==> flow/design.v <==
`default_nettype none
`timescale 1ns / 10ps
module alu(
    input [3:0] aluControl,
    input [31:0] aluIn1,
    input [31:0] aluIn2,
    output logic [31:0] aluRes,
    output wire isZero
);
  always_comb begin
    case (aluControl)
      4'b0000: aluRes = aluIn1 + aluIn2;
      4'b0001: aluRes = aluIn1 - aluIn2;
      4'b0011: aluRes = (aluIn1 | aluIn2);
      4'b0010: aluRes = (aluIn1 & aluIn2);
      4'b0110: aluRes = (aluIn1 ^ aluIn2);
      4'b0101: aluRes = {31'b0, {(($signed(aluIn1) < $signed(aluIn2)))}};
      4'b0111: aluRes = {31'b0, {(aluIn1 < aluIn2)}};
      4'b1000: aluRes = aluIn1 << aluIn2[4:0];
      4'b1001: aluRes = aluIn1 >> aluIn2[4:0];
      4'b1010: aluRes = $signed(aluIn1) >>> aluIn2[4:0];
      default: aluRes = 32'b0;
    endcase
  end
  assign isZero = (aluRes == 32'b0);
endmodule
`default_nettype none
`timescale 1ns / 10ps
module immgen (
    input [31:0] instr,
    output logic [31:0] imm
);
wire [31:0] Uimm = {instr[31], instr[30:12], {12{1'b0}}};
wire [31:0] Iimm = {{21{instr[31]}}, instr[30:20]};
wire [31:0] Simm = {{21{instr[31]}}, instr[30:25], instr[11:7]};
wire [31:0] Bimm = {{20{instr[31]}}, instr[7], instr[30:25], instr[11:8], 1'b0};
wire [31:0] Jimm = {{12{instr[31]}}, instr[19:12], instr[20], instr[30:21], 1'b0};
wire isALUimm = (instr[6:0] == 7'b0010011);   
wire isBranch = (instr[6:0] == 7'b1100011);   
wire isJALR = (instr[6:0] == 7'b1100111);   
wire isJAL = (instr[6:0] == 7'b1101111);   
wire isAUIPC = (instr[6:0] == 7'b0010111);   
wire isLUI = (instr[6:0] == 7'b0110111);   
wire isLoad = (instr[6:0] == 7'b0000011);   
wire isStore = (instr[6:0] == 7'b0100011);   
wire isUtype = isAUIPC || isLUI;
wire isItype = isALUimm || isJALR || isLoad;
wire isStype = isStore;
wire isBtype = isBranch;
wire isJtype = isJAL;
always_comb begin
    if (isUtype) imm = Uimm;
    else if (isItype) imm = Iimm;
    else if (isStype) imm = Simm;
    else if (isBtype) imm = Bimm;
    else if (isJtype) imm = Jimm;
    else imm = 32'b0;
end
endmodule
`default_nettype none
`timescale 1ns / 10ps
module regfile (
    input clk,
    input write_en,
    input [4:0] A1,
    input [4:0] A2,
    input [4:0] A3,
    input [31:0] WD,
    output wire [31:0] RD1,
    output wire [31:0] RD2
);
reg [31:0] RegisterFile [32];
assign RD1 = (A1 != 0) ? RegisterFile[A1] : 0;
assign RD2 = (A2 != 0) ? RegisterFile[A2] : 0;
always @(posedge clk) begin
    if((write_en) && (A3 != 32'b0)) begin
        RegisterFile[A3] <= WD;
    end
end
endmodule
`default_nettype none
`timescale 1ns / 10ps
module controller (
    input clk,
    input rst,
    input [6:0] opcode,
    input [2:0] funct3,
    input funct7_5,
    input aluIsZero,
    output logic PCWrite,
    output logic AdrSrc,
    output logic MemWrite,
    output logic IRWrite,
    output logic [1:0] ResultSrc,
    output logic [3:0] aluControl,
    output logic [1:0] ALUSrcB,
    output logic [1:0] ALUSrcA,
    output logic RegWrite
);
localparam FETCH = 5'd0, DECODE = 5'd1, MEMADR = 5'd2, MEMREAD = 5'd3, MEMWB = 5'd4,
MEMWRITE = 5'd5, EXECUTER = 5'd6, ALUWB = 5'd7, EXECUTEI = 5'd8, JAL = 5'd9,
JALR = 5'd10, LUI = 5'd11, AUIPC = 5'd12,
BEQ = 5'd13, BNE = 5'd14, BLT = 5'd15, BGE = 5'd16, BLTU = 5'd17, BGEU = 5'd18;
reg [4:0] state;
reg [4:0] next_state;
logic PCUpdate;
logic Branch;
logic BranchSel;
logic BranchCondition;
assign BranchCondition = BranchSel ? (!aluIsZero) : aluIsZero;
assign PCWrite = ((BranchCondition & Branch) || PCUpdate);
always @(posedge clk) begin
    if (rst)
        state <= FETCH;
    else
        state <= next_state;
end
always_comb begin
    case(state)
      FETCH:
        next_state = DECODE;
      DECODE: begin
        case(opcode)
          7'b0000011, 7'b0100011, 7'b1100111: next_state = MEMADR;
          7'b0110011: next_state = EXECUTER;
          7'b0010011: next_state = EXECUTEI;
          7'b1101111: next_state = JAL;
          7'b0110111: next_state = LUI;
          7'b0010111: next_state = AUIPC;
          7'b1100011: begin
            case(funct3)
              3'b000: next_state = BEQ;
              3'b001: next_state = BNE;
              3'b100: next_state = BLT;
              3'b101: next_state = BGE;
              3'b110: next_state = BLTU;
              3'b111: next_state = BGEU;
              default: next_state = DECODE;
            endcase
          end
          default: next_state = DECODE;
        endcase
      end
      MEMADR: begin
        case(opcode)
          7'b0000011: next_state = MEMREAD;
          7'b0100011: next_state = MEMWRITE;
          7'b1100111: next_state = JALR;
          default: next_state = MEMADR;
        endcase
      end
      EXECUTER, EXECUTEI, AUIPC, JAL, JALR: next_state = ALUWB;
      MEMREAD: next_state = MEMWB;
      MEMWRITE, MEMWB, ALUWB, LUI: next_state = FETCH;
      BEQ, BNE, BLT, BGE, BLTU, BGEU: next_state = FETCH;
      default: next_state = state;
    endcase
end
logic [1:0] ALUOp;
always_comb begin
    AdrSrc = 1'b0;
    ALUSrcA = 2'b00;
    ALUSrcB = 2'b00;
    ALUOp = 2'b00;
    ResultSrc = 2'b10;
    IRWrite = 1'b0;
    RegWrite = 1'b0;
    MemWrite = 1'b0;
    PCUpdate = 1'b0;
    Branch = 1'b0;
    BranchSel = 1'b0;
    case(state)
      FETCH: begin
        ALUSrcB = 2'b10;
        IRWrite = 1'b1;
        PCUpdate = 1'b1;
      end
      DECODE: begin
        ALUSrcA = 2'b01;
        ALUSrcB = 2'b01;
      end
      EXECUTER: begin
        ALUSrcA = 2'b10;
        ALUSrcB = 2'b00;
        ALUOp = 2'b10;
      end
      EXECUTEI: begin
        ALUSrcA = 2'b10;
        ALUSrcB = 2'b01;
        ALUOp = 2'b10;
      end
      LUI: begin
        ALUSrcA = 2'b11;
        ALUSrcB = 2'b01;
        ResultSrc = 2'b10;
        RegWrite = 1'b1;
      end
      AUIPC: begin
        ALUSrcA = 2'b01;
        ALUSrcB = 2'b01;
      end
      JAL: begin
        ALUSrcA = 2'b01;
        ALUSrcB = 2'b10;
        ResultSrc = 2'b00;
        PCUpdate = 1'b1;
      end
      ALUWB: begin
        ResultSrc = 2'b00;
        RegWrite = 1'b1;
        ALUSrcB = 2'b10;
      end
      JALR: begin
        ResultSrc = 2'b00;
        ALUSrcA = 2'b01;
        ALUSrcB = 2'b10;
        PCUpdate = 1'b1;
      end
      MEMADR: begin
        ALUSrcA = 2'b10;
        ALUSrcB = 2'b01;
      end
      MEMREAD: begin
        ALUSrcA = 2'b10;
        ALUSrcB = 2'b01;
        ResultSrc = 2'b00;
        AdrSrc = 1'b1;
      end
      MEMWRITE: begin
        ALUSrcA = 2'b10;
        ALUSrcB = 2'b01;
        ResultSrc = 2'b00;
        AdrSrc = 1'b1;
        MemWrite = 1'b1;
      end
      MEMWB: begin
        ALUSrcA = 2'b10;
        ALUSrcB = 2'b01;
        ResultSrc = 2'b01;
        RegWrite = 1'b1;
      end
      BEQ, BNE, BLT, BGE, BLTU, BGEU: begin
        ALUSrcA = 2'b10;
        ALUSrcB = 2'b00;
        ALUOp = 2'b01;
        ResultSrc = 2'b00;
        Branch = 1'b1;
        BranchSel = (state == BNE) || (state == BLT) || (state == BLTU);
      end
      default: ;
    endcase
end
always_comb begin
    case(ALUOp)
      2'b00: aluControl = 4'b0000;
      2'b01: begin
        case(funct3)
          3'b000, 3'b001: aluControl = 4'b0001;  
          3'b100, 3'b101: aluControl = 4'b0101;  
          3'b110, 3'b111: aluControl = 4'b0111;  
          default: aluControl = 4'b0000;
        endcase
      end
      2'b10: begin
        case(funct3)
          3'b000: begin
            if({opcode[5], funct7_5} == 2'b11) begin
              aluControl = 4'b0001;
            end else begin
              aluControl = 4'b0000;
            end
          end
          3'b101: begin
            if(funct7_5 == 1'b1) begin
              aluControl = 4'b1010;
            end else begin
              aluControl = 4'b1001;
            end
          end
          3'b001: aluControl = 4'b1000;
          3'b010: aluControl = 4'b0101;
          3'b011: aluControl = 4'b0111;
          3'b100: aluControl = 4'b0110;
          3'b110: aluControl = 4'b0011;
          3'b111: aluControl = 4'b0010;
          default: aluControl = 4'b0000;
        endcase
      end
      default: aluControl = 4'b0000;
    endcase
end
endmodule
`default_nettype none
`timescale 1ns / 10ps
module rv32i_mc (
    input clk,
    input rst,
    output wire [31:0] mem_addr,
    output wire [3:0] mem_wstrb,
    output wire [31:0] mem_wdata,
    input [31:0] mem_rdata
);
reg [31:0] pc;
always @(posedge clk) begin
  if(rst) begin
    pc <= 32'h1000;
  end else if(PCWrite) begin
    pc <= res;
  end
end
wire [31:0] Adr;
wire [31:0] instr;
wire [31:0] data;
reg decode;
reg [31:0] ir;
always @(posedge clk) begin
  decode <= IRWrite;
  if(decode) begin
    ir <= mem_rdata;
  end
end
assign instr = decode ? mem_rdata : ir;
wire [2:0] funct3 = instr[14:12];
wire [1:0] ld_off = aluOut[1:0];
wire [15:0] ld_half = ld_off[1] ? mem_rdata[31:16] : mem_rdata[15:0];
logic [7:0] ld_byte;
always_comb begin
  case (ld_off)
    2'b00: ld_byte = mem_rdata[7:0];
    2'b01: ld_byte = mem_rdata[15:8];
    2'b10: ld_byte = mem_rdata[23:16];
    default: ld_byte = mem_rdata[31:24];
  endcase
end
assign data = funct3[1] ? mem_rdata :
              funct3[0] ? {{16{ld_half[15] & ~funct3[2]}}, ld_half} :
                          {{24{ld_byte[7] & ~funct3[2]}}, ld_byte};
wire [1:0] st_off = Adr[1:0];
logic [3:0] st_strb;
always_comb begin
  if (funct3[1]) st_strb = 4'b1111;
  else if (funct3[0]) st_strb = st_off[1] ? 4'b1100 : 4'b0011;
  else st_strb = 4'b0001 << st_off;
end
assign mem_wstrb = MemWrite ? st_strb : 4'b0000;
assign mem_wdata = funct3[1] ? B :
                   funct3[0] ? {2{B[15:0]}} :
                               {4{B[7:0]}};
assign mem_addr = Adr;
assign Adr = AdrSrc ? res : pc;
reg [31:0] oldpc;
always @(posedge clk) begin
  if(IRWrite) begin
    oldpc <= pc;
  end
end
wire [31:0] imm;
immgen immgen (
  .instr(instr),
  .imm(imm)
);
wire [4:0] A1 = instr[19:15];
wire [4:0] A2 = instr[24:20];
wire [4:0] A3 = instr[11:7];
wire [31:0] RD1;
wire [31:0] RD2;
regfile regfile (
  .clk(clk),
  .write_en(RegWrite),
  .A1(A1),
  .A2(A2),
  .A3(A3),
  .WD(res),
  .RD1(RD1),
  .RD2(RD2)
);
reg [31:0] A;
reg [31:0] B;
always @(posedge clk) begin
  A <= RD1;
  B <= RD2;
end
logic [31:0] aluIn1;
logic [31:0] aluIn2;
wire [31:0] aluRes;
wire isZero;
always_comb begin
  case (ALUSrcA)
    2'b00: aluIn1 = pc;
    2'b01: aluIn1 = oldpc;
    2'b10: aluIn1 = A;
    default: aluIn1 = 0;
  endcase
  case (ALUSrcB)
    2'b00: aluIn2 = B;
    2'b01: aluIn2 = imm;
    2'b10: aluIn2 = 32'd4;
    2'b11: aluIn2 = aluOut;
    default: aluIn2 = 0;
  endcase
end
alu alu (
  .aluControl(aluControl),
  .aluIn1(aluIn1),
  .aluIn2(aluIn2),
  .aluRes(aluRes),
  .isZero(isZero)
);
reg [31:0] aluOut;
always @(posedge clk) begin
  aluOut <= aluRes;
end
logic [31:0] res;
always_comb begin
  case (ResultSrc)
    2'b00: res = aluOut;
    2'b01: res = data;
    2'b10: res = aluRes;
    default: res = 0;
  endcase
end
wire PCWrite;
wire AdrSrc;
wire MemWrite;
wire IRWrite;
wire [1:0] ResultSrc;
wire [3:0] aluControl;
wire [1:0] ALUSrcB;
wire [1:0] ALUSrcA;
wire RegWrite;
controller controller (
  .clk(clk),
  .rst(rst),
  .opcode(instr[6:0]),
  .funct3(instr[14:12]),
  .funct7_5(instr[30]),
  .aluIsZero(isZero),
  .PCWrite(PCWrite),
  .AdrSrc(AdrSrc),
  .MemWrite(MemWrite),
  .IRWrite(IRWrite),
  .ResultSrc(ResultSrc),
  .aluControl(aluControl),
  .ALUSrcB(ALUSrcB),
  .ALUSrcA(ALUSrcA),
  .RegWrite(RegWrite)
);
endmodule
# [Reports on rv32i_mc]
# Tool output for the design above before and after an edit, in the order of the flow.
# "before" refers to lines of the RTL above, "after" to lines of the edited file.
# "delta": "after" minus "before" as printed here. "change_rel_pct": 100 x difference / "before".
# Cell names lack the library's common part.
# The mark -- stands for no value.
[setup] design="rv32i_mc" clock="clk" library="sky130hd" corner="tt_025C_1v80"

# [Diff]
# The edit as a unified diff against the file above.
# This change comes from a script, not from a designer. The edited design behaves differently; no optimisation was intended.
# begin of diff
@@ -348,5 +348,5 @@
                                {4{B[7:0]}};
 assign mem_addr = Adr;
-assign Adr = AdrSrc ? res : pc;
+assign Adr = pc;
 reg [31:0] oldpc;
 always @(posedge clk) begin
# end of diff

# [After elaboration]
# Counts by Yosys on the flattened word-level netlist (proc, flatten, opt, wreduce; memories kept). Print and check cells are left out.
# Memory sizes are those after Yosys's memory passes, which may raise the word count (mostly to a power of two), join words into wider ones and drop unused or constant bits.
[word_totals] element="register_bits" before=134 after=134 delta=0 change_rel_pct=0.00
[word_totals] element="ramBits" before=1024 after=1024 delta=0 change_rel_pct=0.00
[word_totals] element="clocked_rd_ports_x_width" before=64 after=64 delta=0 change_rel_pct=0.00
[word_totals] element="mem_count" before=1 after=1 delta=0 change_rel_pct=0.00
[word_totals] element="in_bits" before=34 after=34 delta=0 change_rel_pct=0.00
[word_totals] element="output_inout_bits" before=68 after=68 delta=0 change_rel_pct=0.00
[word_totals] element="word_cells" before=160 after=157 delta=-3 change_rel_pct=-1.88
[classes] element="add_sub_neg" before=2 after=2 delta=0 change_rel_pct=0.00
[classes] element="compare" before=2 after=2 delta=0 change_rel_pct=0.00
[classes] element="n_eq" before=55 after=55 delta=0 change_rel_pct=0.00
[classes] element="shifts" before=4 after=4 delta=0 change_rel_pct=0.00
[classes] element="n_mux" before=45 after=43 delta=-2 change_rel_pct=-4.44
[classes] element="n_logic" before=7 after=7 delta=0 change_rel_pct=0.00
[classes] element="reduce_logical" before=38 after=37 delta=-1 change_rel_pct=-2.63
[mem_list] element="mem_shapes" before="regfile.RegisterFile 32 x 32 bit 2R1W" after="regfile.RegisterFile 32 x 32 bit 2R1W"
[ops] operator="32-bit two-way mux" before=12 after=11 delta=-1 change_rel_pct=-8.33
[ops] operator="1-bit two-way mux" before=10 after=9 delta=-1 change_rel_pct=-10.00
[ops] operator="2-bit OR reduction" before=5 after=4 delta=-1 change_rel_pct=-20.00
# Unchanged operator kinds not shown: 64.

# [Logic depth]
# Longest topological path by Yosys (ltp), each cell counted once; first at word level (registers and memories cut), then after technology mapping (sequential cells cut; the memories' decode and read muxes count).
[depth] element="word_depth" before=16 after=15 delta=-1 change_rel_pct=-6.25
[depth] element="abc_area" before="0" after="0"
[depth] element="ltp_mapped" before=33 after=32 delta=-1 change_rel_pct=-3.03
[depth] element="depth_no_buf" before=27 after=29 delta=2 change_rel_pct=7.41

# [After synthesis]
# The flow's flattened synthesis, as Yosys stat reports it; memories are mapped. The netlist is that of the ABC_AREA named above (0 if unset); the other value can give another one.
[mapped] element="mapped_cells" before=7310 after=7179 delta=-131 change_rel_pct=-1.79
[mapped] element="mapped_area_um2" before=68708.4 after=67704.9 delta=-1003.5 change_rel_pct=-1.46
[mapped] element="seq_area_um2" before=35313.9 after=35313.9 delta=0.0 change_rel_pct=0.00
[mapped] element="flip_flops" before=1236 after=1236 delta=0 change_rel_pct=0.00
[mapped] element="n_buf" before=585 after=562 delta=-23 change_rel_pct=-3.93
[by_type] cell="mux2i_1" before=146 after=280 delta=134 change_rel_pct=91.78
[by_type] cell="nand2_1" before=1887 after=1987 delta=100 change_rel_pct=5.30
[by_type] cell="o22ai_1" before=53 after=101 delta=48 change_rel_pct=90.57
[by_type] cell="nand3_1" before=991 after=949 delta=-42 change_rel_pct=-4.24
[by_type] cell="nor2_1" before=335 after=299 delta=-36 change_rel_pct=-10.75
[by_type] cell="nor3_1" before=119 after=85 delta=-34 change_rel_pct=-28.57
[by_type] cell="nor3_2" before=32 after=0 delta=-32 change_rel_pct=-100.00
[by_type] cell="buf_2" before=56 after=25 delta=-31 change_rel_pct=-55.36
[by_type] cell="a21oi_2" before=30 after=0 delta=-30 change_rel_pct=-100.00
[by_type] cell="o2bb2ai_1" before=6 after=32 delta=26 change_rel_pct=433.33
[by_type] cell="o211ai_1" before=62 after=38 delta=-24 change_rel_pct=-38.71
[by_type] cell="o221ai_1" before=42 after=18 delta=-24 change_rel_pct=-57.14
[by_type] cell="inv_1" before=135 after=112 delta=-23 change_rel_pct=-17.04
[by_type] cell="o21ai_1" before=32 after=9 delta=-23 change_rel_pct=-71.88
[by_type] cell="a211oi_1" before=60 after=42 delta=-18 change_rel_pct=-30.00
[by_type] cell="a22oi_1" before=54 after=36 delta=-18 change_rel_pct=-33.33
[by_type] cell="buf_1" before=46 after=64 delta=18 change_rel_pct=39.13
[by_type] cell="o32a_1" before=15 after=1 delta=-14 change_rel_pct=-93.33
# Unchanged cell types not shown: 17.
# The list need not be complete.
# By module: a second synthesis without flattening, with its own total; a netlist apart from the flattened one above.
[hier_totals] element="cells_unflattened" before=5067 after=4992 delta=-75 change_rel_pct=-1.48
[hier_totals] element="area_unflattened_um2" before=67726.2 after=67300.8 delta=-425.4 change_rel_pct=-0.63
# Rows give one instance, submodules left out.
[modules_before] module="regfile" instances=1 n_cells=2564 area_um2=47919.7 mod_seq_area_um2=30749.5
[modules_before] module="alu" instances=1 n_cells=1407 area_um2=9713.1 mod_seq_area_um2=0.0
[modules_before] module="rv32i_mc" instances=1 n_cells=919 area_um2=8615.8 mod_seq_area_um2=4184.0
[modules_before] module="controller" instances=1 n_cells=107 area_um2=898.4 mod_seq_area_um2=380.4
[modules_before] module="immgen" instances=1 n_cells=70 area_um2=579.3 mod_seq_area_um2=0.0
[modules_after] module="regfile" instances=1 n_cells=2564 area_um2=47919.7 mod_seq_area_um2=30749.5
[modules_after] module="alu" instances=1 n_cells=1407 area_um2=9713.1 mod_seq_area_um2=0.0
[modules_after] module="rv32i_mc" instances=1 n_cells=844 area_um2=8190.4 mod_seq_area_um2=4184.0
[modules_after] module="controller" instances=1 n_cells=107 area_um2=898.4 mod_seq_area_um2=380.4
[modules_after] module="immgen" instances=1 n_cells=70 area_um2=579.3 mod_seq_area_um2=0.0

# [Timing after synthesis]
# Source: OpenSTA report_checks on the synthesized netlist (no wires, ideal clock, input and output delay 20% of the period each), path of least setup slack; recovery checks are left aside. Register names are those of the netlist, which keeps one name where synthesis merged equal registers.
[synth_path] element="path_type" before="input -> output" after="input -> register"
[synth_path] element="startpoint" before="input port mem_rdata[6]" after="input port mem_rdata[2]"
[synth_path] element="endpoint" before="output port mem_addr[31]" after="register pc[4]"
[synth_path] element="period_ns" before=12.0 after=12.0 delta=0.0 change_rel_pct=0.00
[synth_path] element="in_delay_ns" before=2.400 after=2.400 delta=0.000 change_rel_pct=0.00
[synth_path] element="output_delay_ns" before=2.400
[synth_path] element="setup_time_ns" after=0.074
[synth_path] element="t_first_pin_ns" before=2.400 after=2.400 delta=0.000 change_rel_pct=0.00
[synth_path] element="arrival_ns" before=9.258 after=9.255 delta=-0.003 change_rel_pct=-0.03
[synth_path] element="required_time_ns" before=9.600 after=11.926 delta=2.326 change_rel_pct=24.23
[synth_path] element="path_slack_ns" before=0.342 after=2.671 delta=2.329
[synth_path] element="path_delay_ns" before=6.858 after=6.929 delta=0.071 change_rel_pct=1.04
[synth_path] element="path_stages" before=26 after=29 delta=3 change_rel_pct=11.54
[synth_path] element="path_buffers" before=5 after=7 delta=2 change_rel_pct=40.00
[synth_path] element="synth_period_reached_ns" before=11.658 after=9.329 delta=-2.329 change_rel_pct=-19.98
# "path_delay_ns" is the arrival time less input delay plus setup time.
# At an output port there is no setup time.
# "path_stages": output pins that drive a net of the path, with the launching flip-flop's if there is one; two outputs of one cell count as two.
# "synth_period_reached_ns" = period - worst setup slack (recovery checks aside). The figure is calculated, with input and output delays left at 20% of the set period.
# Between the ends stands the longest chain of elaborated cells between them, by number of cells; it is not shown to be the way that was timed. Of several equally long chains one is given.
# A line is the first line of the expression or statement that the cell stems from. Yosys adds cells for indexed reads and writes and turns some case tables into memories.
[synth_between_before] cell_sequence="mux2i_2 inv_2 nor4_4 o211ai_1 o22a_2 buf_2 buf_2 buf_2 buf_1 ha_1 clkbuf_1 or3b_2 a211oi_1 o211ai_1 a31oi_1 a221o_1 a31oi_1 a21o_1 a21oi_1 nor2_1 o31ai_1 nand3_1 nand4_1 nor2_1 o32ai_1 mux2_2"
[synth_lines_before] element="start: declaration" line_no=301 source="input [31:0] mem_rdata"
[synth_lines_before] element="end: declaration" line_no=298 source="output wire [31:0] mem_addr,"
# before: No chain of elaborated cells between the ends is given.
# Nets of the timed path that keep an RTL name, with a line that drives or declares them; the list need not be complete.
[synth_named_nets_before] signal="controller.opcode[6]" line_no=322 source="assign instr = decode ? mem_rdata : ir;"
[synth_named_nets_before] signal="alu.aluRes[31]" line_no=11 source="case (aluControl)"
[synth_named_nets_before] signal="regfile.WD[31]" line_no=415 source="case (ResultSrc)"
[synth_between_after] cell_sequence="mux2i_1 inv_2 o21a_1 o21a_1 a221oi_4 buf_2 buf_2 buf_2 buf_2 buf_1 ha_1 clkbuf_1 o21bai_1 a2111oi_0 nor2_1 a2111oi_0 nor3_1 a311oi_1 o21a_1 o21ai_1 a211oi_1 o21ai_0 xnor2_1 o21ai_0 or4b_2 nor2_1 mux2i_1 buf_6 mux2i_1" elab_chain_len=15 cells_between=35 classes_between="2 x add/sub; 2 x compare; 8 x eq/ne; 3 x shift; 10 x mux; 4 x logic; 6 x reduce/logical"
[synth_lines_after] element="start: declaration" line_no=301 source="input [31:0] mem_rdata"
[synth_lines_after] element="32-bit two-way mux" line_no=322 source="assign instr = decode ? mem_rdata : ir;"
[synth_lines_after] element="7-bit equality test" line_no=41 source="wire isJAL = (instr[6:0] == 7'b1101111);"
[synth_lines_after] element="32-bit two-way mux" line_no=56 source="else if (isJtype) imm = Jimm;"
[synth_lines_after] element="32-bit two-way mux" line_no=55 source="else if (isBtype) imm = Bimm;"
[synth_lines_after] element="32-bit two-way mux" line_no=54 source="else if (isStype) imm = Simm;"
[synth_lines_after] element="32-bit two-way mux" line_no=53 source="else if (isItype) imm = Iimm;"
[synth_lines_after] element="32-bit two-way mux" line_no=52 source="if (isUtype) imm = Uimm;"
[synth_lines_after] element="32-bit case mux with 4-bit select" line_no=394 source="case (ALUSrcB)"
[synth_lines_after] element="32-bit subtractor" line_no=13 source="4'b0001: aluRes = aluIn1 - aluIn2;"
[synth_lines_after] element="32-bit case mux with 10-bit select" line_no=11 source="case (aluControl)"
[synth_lines_after] element="32-bit logical NOT" line_no=25 source="assign isZero = (aluRes == 32'b0);"
[synth_lines_after] element="1-bit logical NOT" line_no=110 source="assign BranchCondition = BranchSel ? (!aluIsZero) : aluIsZero;"
[synth_lines_after] element="1-bit two-way mux" line_no=110
[synth_lines_after] element="1-bit bitwise AND" line_no=111 source="assign PCWrite = ((BranchCondition & Branch) || PCUpdate);"
[synth_lines_after] element="1-bit logical OR" line_no=111
[synth_lines_after] element="end: assignment" line_no=306 source="pc <= 32'h1000;"
[synth_lines_after] element="end: assignment" line_no=308 source="pc <= res;"
[synth_lines_after] element="end: declaration" line_no=303 source="reg [31:0] pc;"
[synth_named_nets_after] signal="controller.opcode[2]" line_no=322
[synth_named_nets_after] signal="alu.aluRes[30]" line_no=11

# [Timing after layout]
# Path of least setup slack in the final report of the runs of set A (OpenROAD, finished layout, wires in). Where an end is a register, its clock arrival counts in the times.
[layout_path] element="path_type" before="input -> output" after="input -> register"
[layout_path] element="startpoint" before="input port mem_rdata[6]" after="input port mem_rdata[2]"
[layout_path] element="endpoint" before="output port mem_addr[30]" after="register pc[15]"
[layout_path] element="period_ns" before=11.8 after=11.8 delta=0.0 change_rel_pct=0.00
[layout_path] element="in_delay_ns" before=2.36 after=2.36 delta=0.00 change_rel_pct=0.00
[layout_path] element="output_delay_ns" before=2.36
[layout_path] element="setup_time_ns" after=0.07
[layout_path] element="t_first_pin_ns" before=2.36 after=2.36 delta=0.00 change_rel_pct=0.00
[layout_path] element="arrival_ns" before=9.17 after=10.95 delta=1.78 change_rel_pct=19.41
[layout_path] element="required_time_ns" before=9.44 after=12.48 delta=3.04 change_rel_pct=32.20
[layout_path] element="path_slack_ns" before=0.27 after=1.53 delta=1.26
[layout_path] element="path_stages" before=27 after=27 delta=0 change_rel_pct=0.00
[layout_path] element="path_buffers" before=6 after=4 delta=-2 change_rel_pct=-33.33
# Between the ends stands the longest chain of elaborated cells between them, by number of cells; it is not shown to be the way that was timed. Of several equally long chains one is given.
[layout_between_before] cell_sequence="clkdlybuf4s50_1 buf_4 nand3b_1 a221o_1 a31oi_1 buf_4 a21oi_1 a21oi_1 o21ai_1 ha_1 buf_4 and3_1 nand4_1 nor3b_1 nor3_1 buf_4 a21o_1 a211oi_1 o21ai_0 a21oi_1 mux2i_1 a21oi_1 o211ai_1 nor2_1 o32a_1 a21oi_1 clkdlybuf4s50_1" elab_chain_len=12 cells_between=29 classes_between="2 x add/sub; 8 x eq/ne; 3 x shift; 10 x mux; 3 x logic; 3 x reduce/logical"
[layout_lines_before] element="start: declaration" line_no=301 source="input [31:0] mem_rdata"
[layout_lines_before] element="32-bit two-way mux" line_no=322 source="assign instr = decode ? mem_rdata : ir;"
[layout_lines_before] element="7-bit equality test" line_no=41 source="wire isJAL = (instr[6:0] == 7'b1101111);"
[layout_lines_before] element="32-bit two-way mux" line_no=56 source="else if (isJtype) imm = Jimm;"
[layout_lines_before] element="32-bit two-way mux" line_no=55 source="else if (isBtype) imm = Bimm;"
[layout_lines_before] element="32-bit two-way mux" line_no=54 source="else if (isStype) imm = Simm;"
[layout_lines_before] element="32-bit two-way mux" line_no=53 source="else if (isItype) imm = Iimm;"
[layout_lines_before] element="32-bit two-way mux" line_no=52 source="if (isUtype) imm = Uimm;"
[layout_lines_before] element="32-bit case mux with 4-bit select" line_no=394 source="case (ALUSrcB)"
[layout_lines_before] element="32-bit subtractor" line_no=13 source="4'b0001: aluRes = aluIn1 - aluIn2;"
[layout_lines_before] element="32-bit case mux with 10-bit select" line_no=11 source="case (aluControl)"
[layout_lines_before] element="32-bit case mux with 3-bit select" line_no=415 source="case (ResultSrc)"
[layout_lines_before] element="32-bit two-way mux" line_no=350 source="assign Adr = AdrSrc ? res : pc;"
[layout_lines_before] element="end: declaration" line_no=298 source="output wire [31:0] mem_addr,"
# Nets of the timed path that keep an RTL name, with a line that drives or declares them; the list need not be complete.
[layout_named_nets_before] signal="alu.aluRes[30]" line_no=11
[layout_between_after] cell_sequence="clkdlybuf4s50_1 mux2i_1 inv_2 o21a_1 o21a_1 o21ai_0 o21ai_0 ha_1 or3_1 a2111oi_0 nor2_1 a2111oi_0 nor3_1 a311oi_1 buf_4 o21a_1 o21ai_1 a211oi_1 o21ai_0 xnor2_1 o21ai_0 buf_4 or4b_2 nor2_1 mux2i_4 buf_12 mux2i_1" elab_chain_len=15 cells_between=35 classes_between="2 x add/sub; 2 x compare; 8 x eq/ne; 3 x shift; 10 x mux; 4 x logic; 6 x reduce/logical"
[layout_lines_after] element="start: declaration" line_no=301 source="input [31:0] mem_rdata"
[layout_lines_after] element="32-bit two-way mux" line_no=322 source="assign instr = decode ? mem_rdata : ir;"
[layout_lines_after] element="7-bit equality test" line_no=41 source="wire isJAL = (instr[6:0] == 7'b1101111);"
[layout_lines_after] element="32-bit two-way mux" line_no=56 source="else if (isJtype) imm = Jimm;"
[layout_lines_after] element="32-bit two-way mux" line_no=55 source="else if (isBtype) imm = Bimm;"
[layout_lines_after] element="32-bit two-way mux" line_no=54 source="else if (isStype) imm = Simm;"
[layout_lines_after] element="32-bit two-way mux" line_no=53 source="else if (isItype) imm = Iimm;"
[layout_lines_after] element="32-bit two-way mux" line_no=52 source="if (isUtype) imm = Uimm;"
[layout_lines_after] element="32-bit case mux with 4-bit select" line_no=394 source="case (ALUSrcB)"
[layout_lines_after] element="32-bit subtractor" line_no=13 source="4'b0001: aluRes = aluIn1 - aluIn2;"
[layout_lines_after] element="32-bit case mux with 10-bit select" line_no=11 source="case (aluControl)"
[layout_lines_after] element="32-bit logical NOT" line_no=25 source="assign isZero = (aluRes == 32'b0);"
[layout_lines_after] element="1-bit logical NOT" line_no=110 source="assign BranchCondition = BranchSel ? (!aluIsZero) : aluIsZero;"
[layout_lines_after] element="1-bit two-way mux" line_no=110
[layout_lines_after] element="1-bit bitwise AND" line_no=111 source="assign PCWrite = ((BranchCondition & Branch) || PCUpdate);"
[layout_lines_after] element="1-bit logical OR" line_no=111
[layout_lines_after] element="end: assignment" line_no=306 source="pc <= 32'h1000;"
[layout_lines_after] element="end: assignment" line_no=308 source="pc <= res;"
[layout_lines_after] element="end: declaration" line_no=303 source="reg [31:0] pc;"
[layout_named_nets_after] signal="controller.opcode[2]" line_no=322
[layout_named_nets_after] signal="alu.aluRes[30]" line_no=11

# [Layout results]
# Runs of the flow (Yosys, OpenROAD) on both versions; the two runs of a pair have the same settings. The constraints put input and output delay at 20% of the set period each and load the outputs with 0.01 pF.
[settings_set_A] CORE_UTILIZATION=40 period_ns=11.8 CAP_MARGIN=20 CORE_MARGIN=2 SLEW_MARGIN=20
[measured_set_A] element="post_synth_area_um2" before=68708.4 after=67704.9 delta=-1003.5 change_rel_pct=-1.46
[measured_set_A] element="total_die_area_um2" before=175100.0 after=172570.0 delta=-2530.0 change_rel_pct=-1.44
[measured_set_A] element="fin_util_pct" before=46.0 after=45.5 delta=-0.5
[measured_set_A] element="worstSetupSlack_ns" before=0.275 after=1.533 delta=1.258
[measured_set_A] element="setupTns_ns" before=0.000 after=0.000 delta=0.000
[measured_set_A] element="timing.hold.ws_ns" before=0.494 after=0.487 delta=-0.007
[measured_set_A] element="power_total_uw" before=15134 after=14472 delta=-662 change_rel_pct=-4.37
[settings_set_B] CAP_MARGIN=25 CELL_PAD_IN_SITES_GLOBAL_PLACEMENT=3 CORE_UTILIZATION=27 GPL_ROUTABILITY_DRIVEN=0 GPL_TIMING_DRIVEN=0 PLACE_DENSITY_LB_ADDON=0.07 SETUP_SLACK_MARGIN=-0.09 period_ns=11.3 CORE_MARGIN=2 SLEW_MARGIN=20
[measured_set_B] element="post_synth_area_um2" before=68708.4 after=67704.9 delta=-1003.5 change_rel_pct=-1.46
[measured_set_B] element="total_die_area_um2" before=258526.0 after=254783.0 delta=-3743.0 change_rel_pct=-1.45
[measured_set_B] element="fin_util_pct" before=33.7 after=33.5 delta=-0.2
[measured_set_B] element="worstSetupSlack_ns" before=-0.244 after=0.058 delta=0.302
[measured_set_B] element="setupTns_ns" before=-1.259 after=0.000 delta=1.259
[measured_set_B] element="timing.hold.ws_ns" before=0.525 after=0.514 delta=-0.011
[measured_set_B] element="power_total_uw" before=18719 after=18497 delta=-222 change_rel_pct=-1.19
# By "power_total_uw" is meant OpenSTA's value without simulated activity: inputs other than the clock are taken to toggle once in ten clock periods, and the tool carries that through the logic.
